==> flow/design.v <==
module  MUX2x1_ASYNC #  ( parameter  WIDTH = 16 )
  (
  input    wire signed [WIDTH-1:0]           Input_One   ,
  input    wire signed [WIDTH-1:0]           Input_Two   ,
  input    wire                              Selection   ,
  output   wire        [WIDTH-1:0]           Output_Mux 
  );
assign  Output_Mux  = (Selection) ? Input_One:Input_Two;
endmodule
module  Register_File # ( parameter WIDTH = 16            , 
                                    DEPTH = 8             
                                    )
  (
    input     wire    signed    [WIDTH-1:0]   Input_Re    ,
    input     wire    signed    [WIDTH-1:0]   Input_Im    ,
    input     wire                            clk         ,
    input     wire                            rst         ,
    input     wire                            Enable      ,
    output    wire    signed    [WIDTH-1:0]   Output_Re   ,
    output    wire    signed    [WIDTH-1:0]   Output_Im     
  );
  reg signed  [WIDTH-1:0] reg_re [DEPTH-1:0];
  reg signed  [WIDTH-1:0] reg_im [DEPTH-1:0];
integer I;
assign Output_Re = reg_re [DEPTH-1];
assign Output_Im = reg_im [DEPTH-1];
  always @  ( posedge  clk  or  negedge rst )
  begin
    if(~rst)
      begin
        for (  I = 0  ;  I <  DEPTH ; I = I+1 )
        begin
          reg_re[I] <=  'b0 ;
          reg_im[I] <=  'b0 ;
        end
      end
    else
      begin
        if(Enable)
          begin
            reg_re[0] <=  Input_Re ;
            reg_im[0] <=  Input_Im ;
            for(  I = 1 ; I < DEPTH ; I = I+1  )
            begin
             reg_re[I] <=  reg_re[I-1];
             reg_im[I] <=  reg_im[I-1];
            end
          end
        else
          begin
             for (  I = 0  ;  I <  DEPTH ; I = I+1 )
              begin
                reg_re[I] <=  'b0 ;
                reg_im[I] <=  'b0 ;
             end
          end
      end
  end
endmodule
module Swap # ( parameter WIDTH = 16  )
  (
  input   wire    signed  [ WIDTH-1  : 0 ]    Input_Re        ,
  input   wire    signed  [ WIDTH-1  : 0 ]    Input_Im        ,
  input   wire                                Control_signal  ,
  output  wire    signed  [ WIDTH-1  : 0 ]    Output_Re       ,
  output  wire    signed  [ WIDTH-1  : 0 ]    Output_Im       
  );
  wire    signed  [ WIDTH-1  : 0 ]    input_re_complement       ;  
  wire    signed  [ WIDTH-1  : 0 ]    input_im_complement       ;  
assign input_re_complement  =    Input_Im ;
assign input_im_complement  =    (~Input_Re )+1'b1;
MUX2x1_ASYNC #(.WIDTH(WIDTH)) U5_MUX_Re
(
.Input_One  (input_re_complement)               ,
.Input_Two  (Input_Re)    ,
.Selection  (Control_signal)         ,
.Output_Mux (Output_Re)
);
MUX2x1_ASYNC #(.WIDTH(WIDTH)) U6_MUX_Im
(
.Input_One  (input_im_complement)               ,
.Input_Two  (Input_Im)    ,
.Selection  (Control_signal)         ,
.Output_Mux (Output_Im)
);
endmodule
module Butterfly #    ( parameter         WIDTH    = 16 ,
                                          DEPTH    = 8  
                                          )
  (
  input   wire    signed    [WIDTH-1:0]   Input_Re      ,
  input   wire    signed    [WIDTH-1:0]   Input_Im      ,
  input   wire                            clk           ,
  input   wire                            rst           ,
  input   wire                            ctrl_signal   ,
  input   wire                            cordic_valid  ,
  output  wire    signed    [WIDTH-1:-0]  Output_Re     ,
  output  wire    signed    [WIDTH-1:0]   Output_Im
  );
  wire  signed [WIDTH-1:0]    reg_re_out      ;
  wire  signed [WIDTH-1:0]    reg_im_out      ;
  wire  signed [WIDTH-1:0]    mux_out_one     ; 
  wire  signed [WIDTH-1:0]    mux_out_two     ; 
  wire  signed [WIDTH-1:0]    mux_one_in      ; 
  wire  signed [WIDTH-1:0]    mux_two_in      ; 
  wire  signed [WIDTH-1:0]    mux_three_in    ; 
  wire  signed [WIDTH-1:0]    mux_four_in     ; 
  assign mux_two_in   =  reg_re_out - Input_Re  ;
  assign mux_one_in   =  reg_im_out - Input_Im  ;
  assign mux_three_in =  Input_Im + reg_im_out;
  assign mux_four_in  =  Input_Re + reg_re_out;
  Register_File #(.WIDTH(16),.DEPTH(DEPTH)) U1_REGFILE
(
.Input_Re   (mux_out_two)   ,
.Input_Im   (mux_out_one)   , 
.clk        (clk)           ,
.rst        (rst)           ,
.Output_Re  (reg_re_out)    ,
.Enable     (cordic_valid)  ,
.Output_Im  (reg_im_out)   
);
MUX2x1_ASYNC #(.WIDTH(WIDTH)) U1_MUX 
(
.Input_One  (mux_one_in)      ,
.Input_Two  (Input_Im)        ,
.Selection  (ctrl_signal)     ,
.Output_Mux (mux_out_one)
);
MUX2x1_ASYNC #(.WIDTH(WIDTH)) U2_MUX 
(
.Input_One  (mux_two_in)      ,
.Input_Two  (Input_Re)        ,
.Selection  (ctrl_signal)     ,
.Output_Mux (mux_out_two)
);
MUX2x1_ASYNC #(.WIDTH(WIDTH)) U3_MUX 
(
.Input_One  (mux_three_in)    ,
.Input_Two  (reg_im_out)      ,
.Selection  (ctrl_signal)     ,
.Output_Mux (Output_Im)
);
MUX2x1_ASYNC #(.WIDTH(WIDTH)) U4_MUX 
(
.Input_One  (mux_four_in)    ,
.Input_Two  (reg_re_out)     ,
.Selection  (ctrl_signal)    ,
.Output_Mux (Output_Re)
);  
endmodule
module multiplier #(parameter WIDTH       =16        ,
                              FIXED_POINT =11
                              )
(
  input   wire signed   [WIDTH-1:0]     In_One_Re    ,
  input   wire signed   [WIDTH-1:0]     In_One_Im    ,
  input   wire signed   [WIDTH-1:0]     In_Two_Re    ,
  input   wire signed   [WIDTH-1:0]     In_Two_Im    ,
  input   wire                          clk          ,
  input   wire                          rst          ,
  input   wire                          Enable       ,
  output  reg  signed   [WIDTH-1:0]     Out_Re       ,
  output  reg  signed   [WIDTH-1:0]     Out_Im
  );
  wire  signed [WIDTH-1:0]      subtractor_one;  
  wire  signed [WIDTH-1:0]      subtractor_two;  
  wire  signed [WIDTH-1:0]      add_one       ;  
  wire  signed [(2*WIDTH)-1:0]  multi_one     ;  
  wire  signed [(2*WIDTH)-1:0]  multi_two     ;  
  wire  signed [(2*WIDTH)-1:0]  multi_three   ;  
  wire  signed [2*WIDTH:0]      add_re        ;  
  wire  signed [2*WIDTH:0]      add_im        ;  
assign subtractor_one   =   In_One_Re-In_One_Im;
assign subtractor_two   =   In_Two_Re-In_Two_Im;
assign add_one          =   In_One_Re+In_One_Im;
assign multi_one     =   In_Two_Re  * subtractor_one;
assign multi_two     =   In_One_Im  * subtractor_two;
assign multi_three   =   In_Two_Im  * add_one       ;
assign add_re       =    multi_one   + multi_two      ;
assign add_im       =    multi_three + multi_two      ;
always @ (*)
begin
     if(Enable)
       begin
        Out_Re = add_re[WIDTH+FIXED_POINT-1:FIXED_POINT] ;
        Out_Im = add_im[WIDTH+FIXED_POINT-1:FIXED_POINT] ;
       end
     else
      begin
        Out_Re  =  'b0;
        Out_Im  =  'b0;  
      end
end
endmodule
module  exponential # ( parameter   WIDTH=16 )
  (
  input   wire            Multiplier_Enable   ,
  input   wire            clk                 ,
  input   wire            rst                 ,
  output  reg             mux_selection       ,
  output  reg [WIDTH-1:0] br                  ,
  output  reg [WIDTH-1:0] bi                  
  );
  reg [3:0] counter;
  localparam       [WIDTH-1:0]        w2R = 'b0000010110101000 ,
								                      W2I = 'b1111101001011000 ,
								                     	W4R = 'b0000000000000000 ,
								                     	W4I = 'b1111100000000000 ,
								                     	W6R = 'b1111101001011000 ,
								                     	W6I = 'b1111101001011000 ,
								                     	W1R = 'b0000011101100100 ,
								                     	W1I = 'b1111110011110000 ,
								                     	W3R = 'b0000001100010000 ,
								                     	W3I = 'b1111100010011100 ,
								                     	W9R = 'b1111100010011100 ,
								                     	W9I = 'b0000001100010000 ;
always  @ ( posedge clk or  negedge rst)
begin
   if(!rst)
    begin
      counter <=  'b0;
    end
   else
    begin
      if(Multiplier_Enable)
         begin
          counter <= counter +1'b1;
        end
     else
        begin
         counter <=counter;
        end
    end
end
always @(*)
begin
	if(counter =='d5 || counter == 'd10)
	begin
		br = w2R;
		bi = W2I;
		mux_selection = 'b1;
	end
	else if(counter =='d6)
	begin
		br = W4R;
		bi = W4I;
		mux_selection = 'b1;
	end
	else if (counter =='d7 || counter == 'd14)
	begin
		br = W6R;
		bi = W6I;
		mux_selection = 'b1;
	end
	else if (counter =='d9 )
	begin
		br = W1R;
		bi = W1I;
		mux_selection = 'b1;
	end
	else if (counter =='d11 || counter == 'd13)
	begin
		br = W3R;
		bi = W3I;
		mux_selection = 'b1;
	end
	else if (counter =='d15 )
	begin
		br = W9R;
		bi = W9I;
		mux_selection = 'b1;
	end
	else
	begin
		br = 'b1;
		bi = 'b1;
		mux_selection = 'b0;
	end
end
endmodule
module Control_Unit # ( parameter   WIDTH     = 16  ,
                                    STAGES    = 6   
                                    )
  (
  input   wire                clk                 ,   
  input   wire                rst                 ,
  input   wire                Cordic_Valid        ,
  output  reg                 Multiplier_Enable   ,
  output  reg                 FFT_Valid           ,
  output  wire   [STAGES-1:0] Control_Signal_Out
  );
  reg   [4:0] counter ; 
  wire     c1,c2,c3,c4,c5,c6;
  assign Control_Signal_Out = {c6,c5,c4,c3,c2,c1} ;
  always @(posedge clk or negedge rst)
begin
    if(!rst)
    begin
        FFT_Valid <= 'b0;
        Multiplier_Enable <= 'b0;
    end
    else
    begin
        if(counter == 'd14)
          begin
            FFT_Valid <= 'b1;
          end
        else
          begin
            FFT_Valid <=FFT_Valid;  
          end
        if(counter == 'd11)
        begin
            Multiplier_Enable <= 'b1;
        end
    end
end
always  @ ( posedge clk or  negedge rst)
begin
  if(!rst)
   begin
     counter  <=  'b0;
   end  
  else
    begin
      if(Cordic_Valid)
        begin
          counter <= counter  + 'b1;   
        end
      else
        begin
          counter <=  counter ;
        end
    end
end
assign c6 = counter[0]                                    ;
assign c5= counter[0] &(!counter[1])                      ;
assign c4 = counter[1]                                    ;
assign c3 = counter[2]                                    ;
assign c2 = (~counter[3]&counter[2])                        ; 
assign c1 = counter[3]                                    ;      
endmodule
module FFT_TOB  # ( parameter   DEPTH_BUTTER_ONE    = 8    ,
                                DEPTH_BUTTER_TWO    = 4    ,
                                DEPTH_BUTTER_THREE  = 2    ,
                                DEPTH_BTTER_FOUR    = 1    ,  
                                WIDTH               = 16   ,
                                STAGES              = 6    ,
                                FIXED_POINT         = 11   )
( 
input     wire    signed      [WIDTH-1:0]     Input_re          ,
input     wire    signed      [WIDTH-1:0]     Input_Im          ,
input     wire                                cordic_Valid      ,
input     wire                                clk               ,
input     wire                                rst               ,
output    wire    signed      [WIDTH-1:0]     Output_FFT_Re     ,
output    wire    signed      [WIDTH-1:0]     Output_FFT_Im     ,
output    wire                                Data_Valid    
);
wire   [STAGES-1:0]   control_output        ;
wire                  multiplier_enable     ;
wire                  mux_selection         ;
wire     [WIDTH-1:0]  output_re_stage_one   ;
wire     [WIDTH-1:0]  output_im_stage_one   ;
wire     [WIDTH-1:0]  output_re_stage_two   ;
wire     [WIDTH-1:0]  output_im_stage_two   ;
wire     [WIDTH-1:0]  output_re_stage_three ;
wire     [WIDTH-1:0]  output_im_stage_three ;
wire     [WIDTH-1:0]  output_re_swap_one    ;
wire     [WIDTH-1:0]  output_im_swap_one    ;
wire     [WIDTH-1:0]  output_re_swap_two    ;
wire     [WIDTH-1:0]  output_im_swap_two    ;
wire     [WIDTH-1:0]  output_re_twiddle     ;
wire     [WIDTH-1:0]  output_im_twiddle     ;
wire     [WIDTH-1:0]  output_re_multiplier  ;
wire     [WIDTH-1:0]  output_im_multiplier  ;
wire     [WIDTH-1:0]  output_re_mux         ;
wire     [WIDTH-1:0]  output_im_mux         ;
Control_Unit #(.WIDTH(WIDTH),.STAGES(STAGES)) U1_Control
(
.clk                 (clk)                  ,   
.rst                 (rst)                  ,
.Cordic_Valid        (cordic_Valid)         ,
.Multiplier_Enable   (multiplier_enable)    ,
.FFT_Valid           (Data_Valid)           ,
.Control_Signal_Out  (control_output)
);
Butterfly #(.WIDTH(WIDTH),.DEPTH(DEPTH_BUTTER_ONE)) U1_Butterfly
(
.Input_Re      (Input_re)                   ,
.Input_Im      (Input_Im)                   ,
.clk           (clk)                        ,
.rst           (rst)                        ,
.ctrl_signal   (control_output[0])          ,
.cordic_valid  (cordic_Valid)               ,
.Output_Re     (output_re_stage_one)        ,
.Output_Im     (output_im_stage_one)
);
Swap #(.WIDTH(WIDTH)) U1_Swap
(
.Input_Re         (output_re_stage_one)    ,
.Input_Im         (output_im_stage_one)    ,
.Control_signal   (control_output[1])      ,
.Output_Re        (output_re_swap_one)     ,
.Output_Im        (output_im_swap_one)
);
Butterfly #(.WIDTH(WIDTH),.DEPTH(DEPTH_BUTTER_TWO)) U2_Butterfly
(
.Input_Re      (output_re_swap_one)        ,
.Input_Im      (output_im_swap_one)        ,
.clk           (clk)                       ,
.rst           (rst)                       ,
.ctrl_signal   (control_output[2])         ,
.cordic_valid  (cordic_Valid)              ,
.Output_Re     (output_re_stage_two)       , 
.Output_Im     (output_im_stage_two)
);
exponential #(.WIDTH(WIDTH)) U1_Exponential
(
.Multiplier_Enable   (multiplier_enable)                   ,
.clk                 (clk)                ,
.rst                 (rst)                ,
.mux_selection       (mux_selection)      ,
.br                  (output_re_twiddle)  ,
.bi                  (output_im_twiddle) 
);
multiplier #(.WIDTH(WIDTH),.FIXED_POINT(FIXED_POINT)) U1_Multiplier
(
.In_One_Re   (output_re_stage_two)        ,
.In_One_Im   (output_im_stage_two)        ,
.In_Two_Re   (output_re_twiddle)          ,
.In_Two_Im   (output_im_twiddle)          ,
.clk         (clk)                        ,
.rst         (rst)                        ,
.Enable      (multiplier_enable)          ,
.Out_Re      (output_re_multiplier)       ,
.Out_Im      (output_im_multiplier)
);
MUX2x1_ASYNC #(.WIDTH(WIDTH))  U1_Mux_Re_Multiplier
(
.Input_One  (output_re_multiplier)        ,    
.Input_Two  (output_re_stage_two)         ,
.Selection  (mux_selection)               ,
.Output_Mux (output_re_mux)
);
MUX2x1_ASYNC #(.WIDTH(WIDTH))  U1_Mux_Im_Multiplier
(
.Input_One  (output_im_multiplier)        ,
.Input_Two  (output_im_stage_two)         ,
.Selection  (mux_selection)               ,
.Output_Mux (output_im_mux)
);
Butterfly #(.WIDTH(WIDTH),.DEPTH(DEPTH_BUTTER_THREE)) U3_Butterfly
(
.Input_Re      (output_re_mux)            ,
.Input_Im      (output_im_mux)            ,
.clk           (clk)                      ,
.rst           (rst)                      ,
.ctrl_signal   (control_output[3])        ,
.cordic_valid  (cordic_Valid)             ,
.Output_Re     (output_re_stage_three)    ,
.Output_Im     (output_im_stage_three)
 );
Swap #(.WIDTH(WIDTH)) U2_Swap
(
.Input_Re         (output_re_stage_three) ,
.Input_Im         (output_im_stage_three) ,
.Control_signal   (control_output[4])     ,
.Output_Re        (output_re_swap_two)    ,
.Output_Im        (output_im_swap_two)
);
Butterfly #(.WIDTH(WIDTH),.DEPTH(DEPTH_BTTER_FOUR)) U4_Butterfly
(
.Input_Re      (output_re_swap_two)     ,  
.Input_Im      (output_im_swap_two)     ,
.clk           (clk)                    ,
.rst           (rst)                    ,
.ctrl_signal   (control_output[5])      ,
.cordic_valid  (cordic_Valid)           ,
.Output_Re     (Output_FFT_Re)          ,
.Output_Im     (Output_FFT_Im)
);
endmodule
---- From RTL to reports: FFT_TOB ----
Tool output for the design above, in the order of the flow.
Lines are those of the file above, counted from 1.
Operators: Yosys type, input widths -> output width; for muxes data width and select width s.
Library cell names are shortened.
A cell with - has no value.
design
  design top .............................. FFT_TOB
  clock port .............................. clk
  library ................................. sky130hd
  library corner .......................... tt_025C_1v80

---- Word level ----
Counts by Yosys on the flattened word-level netlist (proc, flatten, opt, wreduce). Print and check cells are left out. Cells with the same type and inputs are merged into one.
operators by class
  multiply operators ...................... 3
  bitwise operators ....................... 5
  $add $sub $neg .......................... 25
  equal/unequal tests ..................... 11
  reduce/logical cells .................... 4
  multiplexer cells ....................... 72
operator list
  operator               number
  $mul 16x16->27         3
  $mux 16                65
  $sub 16x16->16         10
  $add 16x16->16         9
  $add 27x27->27         2
  $add 16x1->16 const B  2
  $not 16->16            2
  $eq 4x4->1 const B     6
  $eq 4x3->1 const B     3
  $eq 5x4->1 const B     2
  $mux 10                1
  $mux 1                 6
  $add 5x1->5 const B    1
  $add 4x1->4 const B    1
  $logic_or 1x1->1       3
  $and 1x1->1            2
  $not 1->1              1
  $logic_not 1->1        1
storage and ports
  input bits .............................. 35
  output and inout port bits .............. 33
  register bits after elaboration ......... 491

---- Longest topological paths ----
Yosys ltp: most cells in a row. Word level: on the elaborated netlist, between registers, memories and ports. Mapped: between sequential cells and ports; inverters and the memories' decode and read muxes count.
logic depth
  depth in word-level cells ............... 20
  ABC_AREA ................................ 0
  gate-level depth with buffers ........... 81

---- Netlist ----
Source: synth_stat.txt of the flow (Yosys; design flattened, memories mapped). It holds for the ABC_AREA given above (unset counts as 0); a run with the other value may have another netlist.
Totals and module areas in this step are rounded.
mapped netlist
  mapped area ............................. 0.0539 mm²
  cells in the netlist .................... 5829
  sequential area ......................... 0.0123 mm²
  mapped flip-flops ....................... 491
cell types
  cell type  number  area in all (µm²)
  dfrtp_1    491     1.23E+04
  fa_1       615     1.23E+04
  ha_1       543     6.79E+03
  inv_1      978     3.67E+03
  xnor2_1    297     2.6E+03
  and2_1     374     2.34E+03
  nor2_1     590     2.21E+03
  a21oi_1    313     1.57E+03
  nand2_1    347     1.3E+03
  o21bai_1   115     863.328
  clkbuf_1   174     653.126
  a211oi_1   83      623.098
  mux2i_1    61      610.586
  xor2_1     68      595.571
  o21ai_0    106     530.509
  mux2_2     40      450.432
  nand2b_1   66      412.896
  a21o_1     40      300.288
Not listed: further types 91, cells in them 528.
By module: a second synthesis without flattening, with its own total; a netlist apart from the flattened one above.
second synthesis, totals
  cells (unflattened synthesis) ........... 6513
  area (unflattened synthesis) ............ 0.063 mm²
Rows give one instance, submodules left out.
modules
  module                    area (mm²)  cells  instances  sequential area (mm²)
  multiplier                0.0283      3177   1          0
  Register_File             0.00815     540    1          0.00641
  MUX2x1_ASYNC #(WIDTH=16)  0.000249    18     22         0
  Register_File             0.00419     270    1          0.0032
  Butterfly                 0.00315     440    1          0
  Butterfly                 0.00313     449    1          0
  Butterfly                 0.00303     437    1          0
  Butterfly                 0.00288     409    1          0
  Register_File             0.00211     134    1          0.0016
  Register_File             0.00106     67     1          0.000801
  exponential #(WIDTH=16)   0.000629    90     1          0.0001
  Swap #(WIDTH=16)          0.000288    36     2          0
  Control_Unit              0.000364    32     1          0.000175
  FFT_TOB                   0           0      1          0

---- Worst setup path after synthesis ----
OpenSTA on the mapped netlist: ideal clock, no wires. The path of least setup slack (recovery checks aside). Input and output delay are each 20% of the period. Register names are those of the netlist, which keeps one name where synthesis merged equal registers.
timing after synthesis
  path kind ............................... input to output
  from .................................... input Input_re[0]
  to ...................................... output Output_FFT_Im[15]
  path delay .............................. 15425 ps
  data arrival time ....................... 20825 ps
  stages .................................. 68
  path slack .............................. 775 ps
  external output delay ................... 5400 ps
  period .................................. 27000 ps
  buffers on the path ..................... 2
  data required time ...................... 21600 ps
  synthesis period reached ................ 26225 ps
"path delay" = arrival - input delay + setup time.
At an output port there is no setup time.
"stages" counts driving pins, that of a launching flip-flop among them; a cell with two outputs on the path counts twice.
"synthesis period reached" = period - worst setup slack (recovery checks aside). The figure is calculated, with input and output delays left at 20% of the set period.
Between the ends stands the longest chain of elaborated cells between them, by number of cells; it is not shown to be the way that was timed. Of several equally long chains one is given.
A line is the first line of the expression or statement that the cell stems from. Yosys adds cells for indexed reads and writes and turns some case tables into memories.
between the ends, after synthesis
  path through ............................ ha_1 -> fa_1 -> nand2b_1 -> a221oi_4 -> o2111ai_1 -> and3b_1 -> nand3_2 -> or4_1 -> a211oi_1 -> xnor2_1 -> mux2i_1 -> a21oi_1 -> ha_1 -> inv_1 -> o22ai_1 -> o31a_1 -> or3_1 -> a31o_2 -> [... 32 more ...] -> o21ai_0 -> a21boi_0 -> o21a_1 -> or3_1 -> a31oi_1 -> xnor2_1 -> nor2_1 -> a21oi_1 -> ha_1 -> clkbuf_1 -> a21oi_1 -> o21bai_1 -> a21oi_1 -> o21bai_1 -> a21oi_1 -> nor3_1 -> nand3b_1 -> xnor2_1
  length of the longest elaborated chain .. 19
  elaborated cells between the ends (all ways) .. 30
  classes of those cells .................. add/sub: 12; mul: 3; mux: 13; logic: 2
ends and longest elaborated chain, after synthesis
  element           line  text
  from (decl)       351   input     wire    signed      [WIDTH-1:0]     Input_re          ,
  $add 16x16->16    111   assign mux_four_in  =  Input_Re + reg_re_out;
  $mux 16           8     assign  Output_Mux  = (Selection) ? Input_One:Input_Two;
  $not 16->16       71    assign input_im_complement  =    (~Input_Re )+1'b1;
  $add 16x1->16     71
  $mux 16           8
  $add 16x16->16    110   assign mux_three_in =  Input_Im + reg_im_out;
  $mux 16           8
  [... 5 more ...]  -
  $add 16x16->16    111
  $mux 16           8
  $not 16->16       71
  $add 16x1->16     71
  $mux 16           8
  $add 16x16->16    110
  $mux 16           8
  to (decl)         357   output    wire    signed      [WIDTH-1:0]     Output_FFT_Im     ,

---- Path in the finished layout ----
Path of least setup slack in the final report of entry A (OpenROAD, finished layout, wires in). Where an end is a register, its clock arrival counts in the times.
The path's times are printed in steps of 10 ps; the period is the one set.
timing post-layout
  path kind ............................... input to output
  from .................................... input Input_re[3]
  to ...................................... output Output_FFT_Re[15]
  buffers on the path ..................... 11
  data arrival time ....................... 21780 ps
  stages .................................. 80
  path slack .............................. -1220 ps
  external output delay ................... 5140 ps
  period .................................. 25700 ps
  data required time ...................... 20560 ps
Between the ends stands the longest chain of elaborated cells between them, by number of cells; it is not shown to be the way that was timed. Of several equally long chains one is given.
between the ends, post-layout
  path through ............................ clkdlybuf4s50_1 -> inv_1 -> ha_2 -> buf_4 -> and3_1 -> a211oi_2 -> nand3_2 -> buf_4 -> nor2_1 -> nand3_1 -> xnor2_2 -> nand2_1 -> o21ai_2 -> o21ai_1 -> buf_4 -> ha_1 -> o21a_1 -> o21ai_1 -> [... 44 more ...] -> o21a_1 -> nor2_1 -> a21oi_2 -> a21o_1 -> a21oi_2 -> xnor2_1 -> nor2_1 -> a21oi_2 -> mux2i_1 -> buf_4 -> ha_1 -> inv_1 -> o21bai_1 -> a21oi_2 -> nor3_1 -> nand3b_1 -> xnor2_1 -> clkbuf_2
  length of the longest elaborated chain .. 17
  elaborated cells between the ends (all ways) .. 28
  classes of those cells .................. add/sub: 11; mul: 3; mux: 13; logic: 1
ends and longest elaborated chain, post-layout
  element               line  text
  from (decl)           351   input     wire    signed      [WIDTH-1:0]     Input_re          ,
  $add 16x16->16        111   assign mux_four_in  =  Input_Re + reg_re_out;
  $mux 16               8     assign  Output_Mux  = (Selection) ? Input_One:Input_Two;
  $not 16->16           71    assign input_im_complement  =    (~Input_Re )+1'b1;
  $add 16x1->16         71
  $mux 16               8
  $add 16x16->16        110   assign mux_three_in =  Input_Im + reg_im_out;
  $mux 16               8
  [... 2 more ...]      -
  $add 27x27->27        179   assign add_re       =    multi_one   + multi_two      ;
  $mux 16               183   if(Enable)
  $mux 16               8
  $add 16x16->16        111
  $mux 16 (2 in a row)  8
  $add 16x16->16        111
  $mux 16               8
  to (decl)             356   output    wire    signed      [WIDTH-1:0]     Output_FFT_Re     ,

Measured results for FFT_TOB: 2 stored runs of the Yosys and OpenROAD flow on sky130hd. The settings differ; the order carries no meaning. The constraints put input and output delay at 20% of the set period each and load the outputs with 0.01 pF.
"critical setup path time" is the time allowed to the run's worst setup path (the clock period less input and output delay, where it has them) less its slack. Clock arrival times count: a late capture clock shortens it, a late launch clock lengthens it.
"critical setup path time" is known to 10 ps.
The results are shown rounded.

======== entry A ========
==> flow/run.sh <==
#!/bin/bash
# the make line also repeats the synthesis and layout settings of config.mk as NAME=value (left out here)
make -C /OpenROAD-flow-scripts/flow DESIGN_CONFIG=/design/flow/config.mk WORK_HOME=/design/flow/orfs CLKGATE_MAP_FILE= finish
==> flow/config.mk <==
export PLATFORM = sky130hd
export DESIGN_NAME = FFT_TOB
export DESIGN_NICKNAME = FFT_TOB
export VERILOG_FILES = /design/flow/design.v
export SDC_FILE = /design/flow/constraint.sdc
export NUM_CORES = 4
export LEC_CHECK = 0
export ABC_AREA = 0
export CAP_MARGIN = 20
export CELL_PAD_IN_SITES_GLOBAL_PLACEMENT = 3
export CORE_ASPECT_RATIO = 1.05
export CORE_MARGIN = 2
export CORE_UTILIZATION = 28
export CTS_CLUSTER_DIAMETER = 157
export CTS_CLUSTER_SIZE = 74
export GPL_ROUTABILITY_DRIVEN = 0
export HOLD_SLACK_MARGIN = -0.01
export MAX_ROUTING_LAYER = met4
export MIN_ROUTING_LAYER = met2
export SETUP_SLACK_MARGIN = -2.0
export SLEW_MARGIN = 35
export TNS_END_PERCENT = 30
==> flow/constraint.sdc <==
create_clock -name core_clock -period 25.7 [get_ports {clk}]
set_input_delay 5.1400 -clock core_clock [delete_from_list [all_inputs] [get_ports {clk}]]
set_output_delay 5.1400 -clock core_clock [all_outputs]
set_load 0.01 [all_outputs]

-------- measured, entry A --------
  netlist area reported by Yosys .......... 0.0539 mm²
  total negative setup slack .............. -17800 ps
  critical setup path time ................ 16640 ps
  class of the worst setup path ........... input to output
  smallest setup slack .................... -1220 ps
  final worst hold slack .................. 356 ps
  area inside the die boundary ............ 0.196 mm²
  final utilization ....................... 34.4 %

======== entry B ========
==> flow/run.sh <==
#!/bin/bash
# the make line also repeats the synthesis and layout settings of config.mk as NAME=value (left out here)
make -C /OpenROAD-flow-scripts/flow DESIGN_CONFIG=/design/flow/config.mk WORK_HOME=/design/flow/orfs CLKGATE_MAP_FILE= finish
==> flow/config.mk <==
export PLATFORM = sky130hd
export DESIGN_NAME = FFT_TOB
export DESIGN_NICKNAME = FFT_TOB
export VERILOG_FILES = /design/flow/design.v
export SDC_FILE = /design/flow/constraint.sdc
export NUM_CORES = 4
export LEC_CHECK = 0
export CAP_MARGIN = 20
export CORE_MARGIN = 2
export CORE_UTILIZATION = 40
export SLEW_MARGIN = 20
==> flow/constraint.sdc <==
create_clock -name core_clock -period 26.6 [get_ports {clk}]
set_input_delay 5.3200 -clock core_clock [delete_from_list [all_inputs] [get_ports {clk}]]
set_output_delay 5.3200 -clock core_clock [all_outputs]
set_load 0.01 [all_outputs]

-------- measured, entry B --------
  netlist area reported by Yosys .......... 0.0539 mm²
  total negative setup slack .............. 0 ps
  critical setup path time ................ 15570 ps
  class of the worst setup path ........... input to output
  smallest setup slack .................... 386 ps
  final worst hold slack .................. 363 ps
  area inside the die boundary ............ 0.138 mm²
  final utilization ....................... 48.9 %
